==> flow/design.v <==
module exponent_multiplier (
    i_clk, i_rst_n,
    i_load, i_start, i_select,
    i_A, i_B,
    o_done, led_select, o_P,
	seg_i_A_ten, seg_i_A_unit, 
	seg_i_B_ten, seg_i_B_unit, 
	seg_o_P_thousand, seg_o_P_hundred, seg_o_P_ten, seg_o_P_unit
);
    input wire i_clk, i_rst_n;
    input wire i_load, i_start, i_select;
    input [3:0] i_A, i_B;
    output reg o_done, led_select;
    output reg [29:0] o_P;
	output reg [6:0] seg_i_A_ten, seg_i_A_unit;
	output reg [6:0] seg_i_B_ten, seg_i_B_unit;
	output reg [6:0] seg_o_P_thousand, seg_o_P_hundred, seg_o_P_ten, seg_o_P_unit;
    parameter IDLE = 3'b000, LOAD = 3'b001, CALC = 3'b010, FINISH = 3'b011;
    reg [2:0] current_state;
    reg [3:0] reg_A, reg_B;
	reg [3:0] led_reg_A, led_reg_B;
    reg [19:0] reg_A_shift;
    reg [29:0] reg_P_exp;
    reg [7:0] reg_P_mul;
    reg [3:0] counter_exp;
    reg [2:0] index_bit_B;
    reg exp_done, mul_done;
    always @(posedge i_clk or negedge i_rst_n) begin
        if (!i_rst_n) begin
            reg_A <= 4'b0;
            reg_B <= 4'b0;
            reg_P_exp <= 30'b1;
            reg_P_mul <= 8'b0;
            reg_A_shift <= 20'b0;
			led_reg_A <= 4'b0;	
			led_reg_B <= 4'b0;	
            o_done <= 0;
			led_select <= 0;
            o_P <= 30'b0;
            counter_exp <= 4'b0;
            index_bit_B <= 3'b0;
            exp_done <= 0;
            mul_done <= 0;
            current_state <= IDLE;
        end
        else begin
            case (current_state)
                IDLE: begin
                    reg_A <= 4'b0;
                    reg_B <= 4'b0;
                    reg_P_exp <= 30'b1;
                    reg_P_mul <= 8'b0;
                    reg_A_shift <= 20'b0;
                    o_done <= 0;
					led_select <= 0;
                    o_P <= 30'b0;
                    counter_exp <= 4'b0;
                    index_bit_B <= 3'b0;
                    exp_done <= 0;
                    mul_done <= 0;
                    if (!i_load) begin 
                        reg_A <= i_A;
						led_reg_A <= i_A;
                        reg_B <= i_B;
						led_reg_B <= i_B;
                        reg_A_shift <= {16'b0, i_A};
                        current_state <= LOAD;
                    end                    
                end    
                LOAD: begin                    
                    current_state <= (!i_start) ? CALC : LOAD;
                end
                CALC: begin
                    if (i_start) begin
                        if (!exp_done) begin
                            if (counter_exp < reg_B) begin
                                reg_P_exp <= reg_P_exp * reg_A;
                                counter_exp <= counter_exp + 1;
                            end
                            else begin
                                exp_done <= 1;
                            end
                        end
                        if (!mul_done) begin
                            if (index_bit_B < 4) begin
                                if (reg_B[index_bit_B]) begin
                                    reg_P_mul <= reg_P_mul + reg_A_shift[7:0];
                                end
                                reg_A_shift <= reg_A_shift << 1;
                                index_bit_B <= index_bit_B + 1;
                            end
                            else begin
                                mul_done <= 1;
                            end
                        end
                        if (exp_done && mul_done) begin
                            current_state <= FINISH;
                        end
                    end
                end
                FINISH: begin
                    o_done <= 1;
                    led_select <= !i_select;
                    if (!i_select) begin
                        o_P <= reg_P_exp;
                    end
                    else if (i_select) begin
                        o_P <= {22'b0, reg_P_mul};
                    end
                    if (!i_start) begin
                        current_state <= IDLE;
                    end
                end
            endcase
        end
    end
	always @(*) begin                 
		case (led_reg_A % 10)
			4'd0: seg_i_A_unit = 7'b1000000;
			4'd1: seg_i_A_unit = 7'b1111001;
			4'd2: seg_i_A_unit = 7'b0100100;
			4'd3: seg_i_A_unit = 7'b0110000;
			4'd4: seg_i_A_unit = 7'b0011001;
			4'd5: seg_i_A_unit = 7'b0010010;
			4'd6: seg_i_A_unit = 7'b0000010;
			4'd7: seg_i_A_unit = 7'b1111000;
			4'd8: seg_i_A_unit = 7'b0000000;
			4'd9: seg_i_A_unit = 7'b0010000;
			default: seg_i_A_unit = 7'b1000000;
		endcase
		case (led_reg_A / 10)
			4'd0: seg_i_A_ten = 7'b1000000;
			4'd1: seg_i_A_ten = 7'b1111001;
			4'd2: seg_i_A_ten = 7'b0100100;
			4'd3: seg_i_A_ten = 7'b0110000;
			4'd4: seg_i_A_ten = 7'b0011001;
			4'd5: seg_i_A_ten = 7'b0010010;
			4'd6: seg_i_A_ten = 7'b0000010;
			4'd7: seg_i_A_ten = 7'b1111000;
			4'd8: seg_i_A_ten = 7'b0000000;
			4'd9: seg_i_A_ten = 7'b0010000;
			default: seg_i_A_ten = 7'b1000000;
		endcase
		case (led_reg_B % 10)
			4'd0: seg_i_B_unit = 7'b1000000;
			4'd1: seg_i_B_unit = 7'b1111001;
			4'd2: seg_i_B_unit = 7'b0100100;
			4'd3: seg_i_B_unit = 7'b0110000;
			4'd4: seg_i_B_unit = 7'b0011001;
			4'd5: seg_i_B_unit = 7'b0010010;
			4'd6: seg_i_B_unit = 7'b0000010;
			4'd7: seg_i_B_unit = 7'b1111000;
			4'd8: seg_i_B_unit = 7'b0000000;
			4'd9: seg_i_B_unit = 7'b0010000;
			default: seg_i_B_unit = 7'b1000000;
		endcase
		case (led_reg_B / 10)
			4'd0: seg_i_B_ten = 7'b1000000;
			4'd1: seg_i_B_ten = 7'b1111001;
			4'd2: seg_i_B_ten = 7'b0100100;
			4'd3: seg_i_B_ten = 7'b0110000;
			4'd4: seg_i_B_ten = 7'b0011001;
			4'd5: seg_i_B_ten = 7'b0010010;
			4'd6: seg_i_B_ten = 7'b0000010;
			4'd7: seg_i_B_ten = 7'b1111000;
			4'd8: seg_i_B_ten = 7'b0000000;
			4'd9: seg_i_B_ten = 7'b0010000;
			default: seg_i_B_ten = 7'b1000000;
		endcase
		case (o_P % 10)
			4'd0: seg_o_P_unit = 7'b1000000;
			4'd1: seg_o_P_unit = 7'b1111001;
			4'd2: seg_o_P_unit = 7'b0100100;
			4'd3: seg_o_P_unit = 7'b0110000;
			4'd4: seg_o_P_unit = 7'b0011001;
			4'd5: seg_o_P_unit = 7'b0010010;
			4'd6: seg_o_P_unit = 7'b0000010;
			4'd7: seg_o_P_unit = 7'b1111000;
			4'd8: seg_o_P_unit = 7'b0000000;
			4'd9: seg_o_P_unit = 7'b0010000;
			default: seg_o_P_unit = 7'b1000000;
		endcase
		case ((o_P / 10) % 10)
			4'd0: seg_o_P_ten = 7'b1000000;
			4'd1: seg_o_P_ten = 7'b1111001;
			4'd2: seg_o_P_ten = 7'b0100100;
			4'd3: seg_o_P_ten = 7'b0110000;
			4'd4: seg_o_P_ten = 7'b0011001;
			4'd5: seg_o_P_ten = 7'b0010010;
			4'd6: seg_o_P_ten = 7'b0000010;
			4'd7: seg_o_P_ten = 7'b1111000;
			4'd8: seg_o_P_ten = 7'b0000000;
			4'd9: seg_o_P_ten = 7'b0010000;
			default: seg_o_P_ten = 7'b1000000;
		endcase
		case ((o_P / 100) % 10)
			4'd0: seg_o_P_hundred = 7'b1000000;
			4'd1: seg_o_P_hundred = 7'b1111001;
			4'd2: seg_o_P_hundred = 7'b0100100;
			4'd3: seg_o_P_hundred = 7'b0110000;
			4'd4: seg_o_P_hundred = 7'b0011001;
			4'd5: seg_o_P_hundred = 7'b0010010;
			4'd6: seg_o_P_hundred = 7'b0000010;
			4'd7: seg_o_P_hundred = 7'b1111000;
			4'd8: seg_o_P_hundred = 7'b0000000;
			4'd9: seg_o_P_hundred = 7'b0010000;
			default: seg_o_P_hundred = 7'b1000000;
		endcase
		case ((o_P / 1000) % 10)
			4'd0: seg_o_P_thousand = 7'b1000000;
			4'd1: seg_o_P_thousand = 7'b1111001;
			4'd2: seg_o_P_thousand = 7'b0100100;
			4'd3: seg_o_P_thousand = 7'b0110000;
			4'd4: seg_o_P_thousand = 7'b0011001;
			4'd5: seg_o_P_thousand = 7'b0010010;
			4'd6: seg_o_P_thousand = 7'b0000010;
			4'd7: seg_o_P_thousand = 7'b1111000;
			4'd8: seg_o_P_thousand = 7'b0000000;
			4'd9: seg_o_P_thousand = 7'b0010000;
			default: seg_o_P_thousand = 7'b1000000;		
		endcase
    end
endmodule
* Step by step through the tools: exponent_multiplier
Tool output for the design above before and after an edit, in the order of the flow. Lines under "unedited" count in the file above, lines under "edited" in the edited file. "difference": "edited" minus "unedited" as printed here. Operators: Yosys type, input widths -> output width; for muxes data width and select width s. Library cell names are shortened. The mark n/a stands for no value.
Design: design top exponent_multiplier, clock input i_clk, standard-cell library sky130hd, timing corner tt_025C_1v80

* Edit of the RTL
The edit as a unified diff against the file above. The edit is scripted, without regard to the design's behaviour, which it may alter; it was not made to optimise anything.
begin of diff
@@ -13,5 +13,5 @@
     output reg o_done, led_select;
     output reg [29:0] o_P;
-	output reg [6:0] seg_i_A_ten, seg_i_A_unit;
+	output reg [9:0] seg_i_A_ten, seg_i_A_unit;
 	output reg [6:0] seg_i_B_ten, seg_i_B_unit;
 	output reg [6:0] seg_o_P_thousand, seg_o_P_hundred, seg_o_P_ten, seg_o_P_unit;
end of diff

* Word level
Yosys after proc, flatten, opt, wreduce and memory -nomap, before mapping. Memory bits, and registers merged into a memory's read port (data or address), are not among the register bits. Print and check cells are not counted. Memory sizes are those after Yosys's memory passes, which may raise the word count (mostly to a power of two), join words into wider ones and drop unused or constant bits.
Storage and ports:
- bits in registers | unedited 106, edited 106, difference 0
- ROM bits | unedited 896, edited 896, difference 0
- memory cells | unedited 8, edited 8, difference 0
- output and inout bits | unedited 88, edited 94, difference +6
- cells after elaboration | unedited 124, edited 124, difference 0
Cells by class:
- add/sub/neg operators | unedited 3, edited 3, difference 0
- multipliers | unedited 1, edited 1, difference 0
- div/mod/pow operators | unedited 11, edited 11, difference 0
- $lt $le $gt $ge | unedited 2, edited 2, difference 0
- equal/unequal tests | unedited 12, edited 12, difference 0
- shifts and indexed selects | unedited 1, edited 1, difference 0
- muxes and demuxes | unedited 50, edited 50, difference 0
- bitwise logic cells | unedited 1, edited 1, difference 0
- reductions and logical operators | unedited 20, edited 20, difference 0
Memory list:
- words x width with read and write ports | unedited 16x7 r1 w0; 16x7 r1 w0; 16x7 r1 w0; 16x7 r1 w0; 16x7 r1 w0; 16x7 r1 w0; (+2), edited 16x7 r1 w0; 16x7 r1 w0; 16x7 r1 w0; 16x7 r1 w0; 16x7 r1 w0; 16x7 r1 w0; (+2)
A list marked (+n) leaves out that many cells.
Operators by type and width:
- $mux 7 | unedited 8, edited 6, difference -2
- $mux 10 | unedited 0, edited 2, difference +2
Unchanged operator kinds not shown: 39.

* Depth
Longest topological path by Yosys (ltp), each cell counted once; first at word level (registers and memories cut), then after technology mapping (sequential cells cut; the memories' decode and read muxes count).
Logic depth:
- depth in word-level cells | unedited 6, edited 6, difference 0
- ABC_AREA | unedited 0, edited 0
- depth in mapped cells | unedited 146, edited 146, difference 0
- gate-level depth less buffers | unedited 108, edited 108, difference 0

* Mapped cells and area
Source: synth_stat.txt of the flow (Yosys; design flattened, memories mapped). It holds for the ABC_AREA given above (unset counts as 0); a run with the other value may have another netlist.
Mapped netlist:
- cells in the netlist | unedited 5883, edited 5889, difference +6
- mapped area (mm^2) | unedited 0.0400284, edited 0.0400734, difference +0.0000450
- area of sequential cells (mm^2) | unedited 0.0026801, edited 0.0026801, difference 0.0000000
- flip-flops | unedited 107, edited 107, difference 0
- buffers | unedited 374, edited 380, difference +6
Cell types:
- buf_4 | unedited 31, edited 37, difference +6
Unchanged cell types not shown: 154.

* Worst setup path after synthesis
Source: OpenSTA report_checks on the synthesized netlist (no wires, ideal clock, input and output delay 20% of the period each), path of least setup slack; recovery checks are left aside. Register names are those of the netlist, which keeps one name where synthesis merged equal registers.
Timing path after synthesis:
- kind | unedited reg-to-output, edited reg-to-output
- start | unedited reg o_P[25], edited reg o_P[25]
- end | unedited out seg_o_P_ten[3], edited out seg_o_P_ten[3]
- period (ns) | unedited 50.0, edited 50.0, difference 0.0
- output delay (ns) | unedited 10.000, edited 10.000, difference 0.000
- launch time at the first pin (ns) | unedited 0.000, edited 0.000, difference 0.000
- arrival (ns) | unedited 32.270, edited 32.270, difference 0.000
- data required time (ns) | unedited 40.000, edited 40.000, difference 0.000
- slack (ns) | unedited 7.730, edited 7.730, difference 0.000
- delay of the path (ns) | unedited 32.270, edited 32.270, difference 0.000
- stages | unedited 118, edited 118, difference 0
- synthesis period reached (ns) | unedited 42.27, edited 42.27, difference 0.00
"delay of the path" is the arrival time less input delay plus setup time. At an output port there is no setup time. "stages" counts driving pins, that of a launching flip-flop among them; a cell with two outputs on the path counts twice. "synthesis period reached" = period - worst setup slack (recovery checks aside). The figure is calculated, with input and output delays left at 20% of the set period. The rows between start and end are the longest chain of elaborated cells between them; the timing report does not say that the signal goes this way. Where chains are equally long, one stands for them. A line is the first line of the expression or statement that the cell stems from. Yosys adds cells for indexed reads and writes and turns some case tables into memories. A memory read counts as a cell of the chain, while the word-level depth stops at memories. At most two assigning lines are given for a register; there are more.
On the way, after synthesis, unedited: cells stage by stage dfrtp_1 > buf_6 > xor2_2 > and2_4 > a2111o_1 > nand2_2 > nand2_1 > o211a_1 > or4_4 > o21a_2 > buf_6 > a311oi_1 > o21ai_1 > o22a_1 > a32o_1 > o211a_4 > o21a_1 > buf_4 > [... 82 more ...] > mux2_1 > or4_1 > a211o_1 > o221a_1 > or4_1 > a2111o_1 > or4b_1 > clkbuf_1 > or3_1 > a21o_1 > or4_4 > nor3_4 > nand3_4 > xnor2_1 > inv_1 > ha_1 > mux2i_1 > nor2b_1, cells in the longest elaborated chain 4, elaborated cells on any way between the ends 5, source lines of those cells 1, classes of those cells div: 2; mux: 1; reduce/logical: 1; memory: 1
Ends and longest elaborated chain, after synthesis, unedited:
- start, declared | line 14 | output reg [29:0] o_P;
- start, assigned | line 105 | o_P <= reg_P_exp;
- start, assigned | line 108 | o_P <= {22'b0, reg_P_mul};
- $div 30x4->32 | line 183 | case ((o_P / 10) % 10)
- $mod 32x4->32 | line 183
- $mem_v2 16x7 | line 183
- $mux 7 | line 183
- end, declared | line 17 | output reg [6:0] seg_o_P_thousand, seg_o_P_hundred, seg_o_P_ten, seg_o_P_unit;
On the way, after synthesis, edited: cells stage by stage dfrtp_1 > buf_6 > xor2_2 > and2_4 > a2111o_1 > nand2_2 > nand2_1 > o211a_1 > or4_4 > o21a_2 > buf_6 > a311oi_1 > o21ai_1 > o22a_1 > a32o_1 > o211a_4 > o21a_1 > buf_4 > [... 82 more ...] > mux2_1 > or4_1 > a211o_1 > o221a_1 > or4_1 > a2111o_1 > or4b_1 > clkbuf_1 > or3_1 > a21o_1 > or4_4 > nor3_4 > nand3_4 > xnor2_1 > inv_1 > ha_1 > mux2i_1 > nor2b_1, cells in the longest elaborated chain 4, elaborated cells on any way between the ends 5, source lines of those cells 1, classes of those cells div: 2; mux: 1; reduce/logical: 1; memory: 1
Ends and longest elaborated chain, after synthesis, edited:
- start, declared | line 14 | output reg [29:0] o_P;
- start, assigned | line 105 | o_P <= reg_P_exp;
- start, assigned | line 108 | o_P <= {22'b0, reg_P_mul};
- $div 30x4->32 | line 183 | case ((o_P / 10) % 10)
- $mod 32x4->32 | line 183
- $mem_v2 16x7 | line 183
- $mux 7 | line 183
- end, declared | line 17 | output reg [6:0] seg_o_P_thousand, seg_o_P_hundred, seg_o_P_ten, seg_o_P_unit;

* Path in the finished layout
From the final timing report of each run of set A: the path of least setup slack in the routed layout; clock arrival at registers is part of the times.
Timing path post-layout:
- kind | unedited reg-to-output, edited reg-to-output
- start | unedited reg o_P[29], edited reg o_P[25]
- end | unedited out seg_o_P_ten[2], edited out seg_o_P_ten[2]
- period (ns) | unedited 50.0, edited 50.0, difference 0.0
- output delay (ns) | unedited 10.00, edited 10.00, difference 0.00
- launch time at the first pin (ns) | unedited 0.37, edited 0.38, difference +0.01
- arrival (ns) | unedited 38.05, edited 38.03, difference -0.02
- data required time (ns) | unedited 40.00, edited 40.00, difference 0.00
- slack (ns) | unedited 1.95, edited 1.97, difference +0.02
- stages | unedited 112, edited 111, difference -1
The rows between start and end are the longest chain of elaborated cells between them; the timing report does not say that the signal goes this way. Where chains are equally long, one stands for them. A memory read counts as a cell of the chain, while the word-level depth stops at memories. At most two assigning lines are given for a register; there are more.
On the way, post-layout, unedited: cells stage by stage dfrtp_4 > buf_6 > or2_1 > o211a_1 > o31ai_4 > a221oi_2 > o21ai_0 > o22ai_1 > or4_4 > o21a_4 > mux2i_1 > o32ai_2 > or2_1 > nor2_1 > buf_4 > o311ai_4 > o21ai_4 > buf_4 > [... 76 more ...] > nor4_1 > mux2_1 > or4_1 > a211o_1 > o221a_1 > or4_1 > a2111o_1 > or4b_1 > or3_1 > a21o_1 > or4_4 > nor3_4 > a31oi_1 > xor2_1 > a21boi_0 > nand4_2 > nor3_2 > clkdlybuf4s50_1, cells in the longest elaborated chain 4, elaborated cells on any way between the ends 5, source lines of those cells 1, classes of those cells div: 2; mux: 1; reduce/logical: 1; memory: 1
Ends and longest elaborated chain, post-layout, unedited:
- start, declared | line 14 | output reg [29:0] o_P;
- start, assigned | line 105 | o_P <= reg_P_exp;
- start, assigned | line 108 | o_P <= {22'b0, reg_P_mul};
- $div 30x4->32 | line 183 | case ((o_P / 10) % 10)
- $mod 32x4->32 | line 183
- $mem_v2 16x7 | line 183
- $mux 7 | line 183
- end, declared | line 17 | output reg [6:0] seg_o_P_thousand, seg_o_P_hundred, seg_o_P_ten, seg_o_P_unit;
On the way, post-layout, edited: cells stage by stage dfrtp_4 > or3_1 > a32oi_1 > and2_1 > a21oi_1 > or4b_1 > o211ai_1 > o31a_1 > o32a_1 > and2_2 > a221oi_2 > o22ai_2 > buf_4 > nor3_1 > or4_1 > buf_4 > maj3_2 > mux2i_4 > [... 75 more ...] > nor4_1 > mux2_1 > or4_1 > a211o_1 > o221a_1 > or4_1 > a2111o_1 > or4b_1 > or3_1 > a21o_1 > or4_4 > nor3_4 > nand3_4 > mux2i_1 > a2111oi_4 > nand4_2 > nor3_2 > clkdlybuf4s50_1, cells in the longest elaborated chain 4, elaborated cells on any way between the ends 5, source lines of those cells 1, classes of those cells div: 2; mux: 1; reduce/logical: 1; memory: 1
Ends and longest elaborated chain, post-layout, edited:
- start, declared | line 14 | output reg [29:0] o_P;
- start, assigned | line 105 | o_P <= reg_P_exp;
- start, assigned | line 108 | o_P <= {22'b0, reg_P_mul};
- $div 30x4->32 | line 183 | case ((o_P / 10) % 10)
- $mod 32x4->32 | line 183
- $mem_v2 16x7 | line 183
- $mux 7 | line 183
- end, declared | line 17 | output reg [6:0] seg_o_P_thousand, seg_o_P_hundred, seg_o_P_ten, seg_o_P_unit;

* Flow runs
Runs of the flow (Yosys, OpenROAD) on both versions; the two runs of a pair have the same settings. The constraints put input and output delay at 20% of the set period each and load the outputs with 0.01 pF.
Flow settings, set A: CORE_UTILIZATION 40, PLACE_DENSITY 0.6, period_ns 50.0, CAP_MARGIN 20, CORE_MARGIN 2, SLEW_MARGIN 20
Final reports, set A:
- Yosys chip area after synthesis (mm^2) | unedited 0.0400284, edited 0.0400734, difference +0.0000450
- overall die area (mm^2) | unedited 0.102618, edited 0.10273, difference +0.000112
- final utilization (%) | unedited 43.5, edited 43.7, difference +0.2
- worst slack on setup checks (ns) | unedited 1.951, edited 1.967, difference +0.016
- total negative slack on setup checks (ns) | unedited 0.000, edited 0.000, difference 0.000
- worst-case hold slack (ns) | unedited 0.499, edited 0.484, difference -0.015
- achieved period (ns) | unedited 48.049, edited 48.033, difference -0.016
Flow settings, set B: ABC_AREA 0, CORE_ASPECT_RATIO 0.87, CORE_MARGIN 8, CORE_UTILIZATION 55, CTS_CLUSTER_DIAMETER 206, GPL_TIMING_DRIVEN 0, HOLD_SLACK_MARGIN 0.08, MAX_ROUTING_LAYER met5, MIN_ROUTING_LAYER met1, PLACE_DENSITY_LB_ADDON 0.18, SLEW_MARGIN 25, period_ns 80.5, CAP_MARGIN 20
Final reports, set B:
- Yosys chip area after synthesis (mm^2) | unedited 0.0400284, edited 0.0400734, difference +0.0000450
- overall die area (mm^2) | unedited 0.0816887, edited 0.0817743, difference +0.0000856
- final utilization (%) | unedited 58.8, edited 58.9, difference +0.1
- worst slack on setup checks (ns) | unedited 21.271, edited 21.399, difference +0.128
- total negative slack on setup checks (ns) | unedited 0.000, edited 0.000, difference 0.000
- worst-case hold slack (ns) | unedited 0.480, edited 0.487, difference +0.007
- achieved period (ns) | unedited 59.229, edited 59.101, difference -0.128
"achieved period" is the run's clock period less its worst setup slack. It is reckoned from that one timing run; input and output delays stay at 20% of the period that was set.
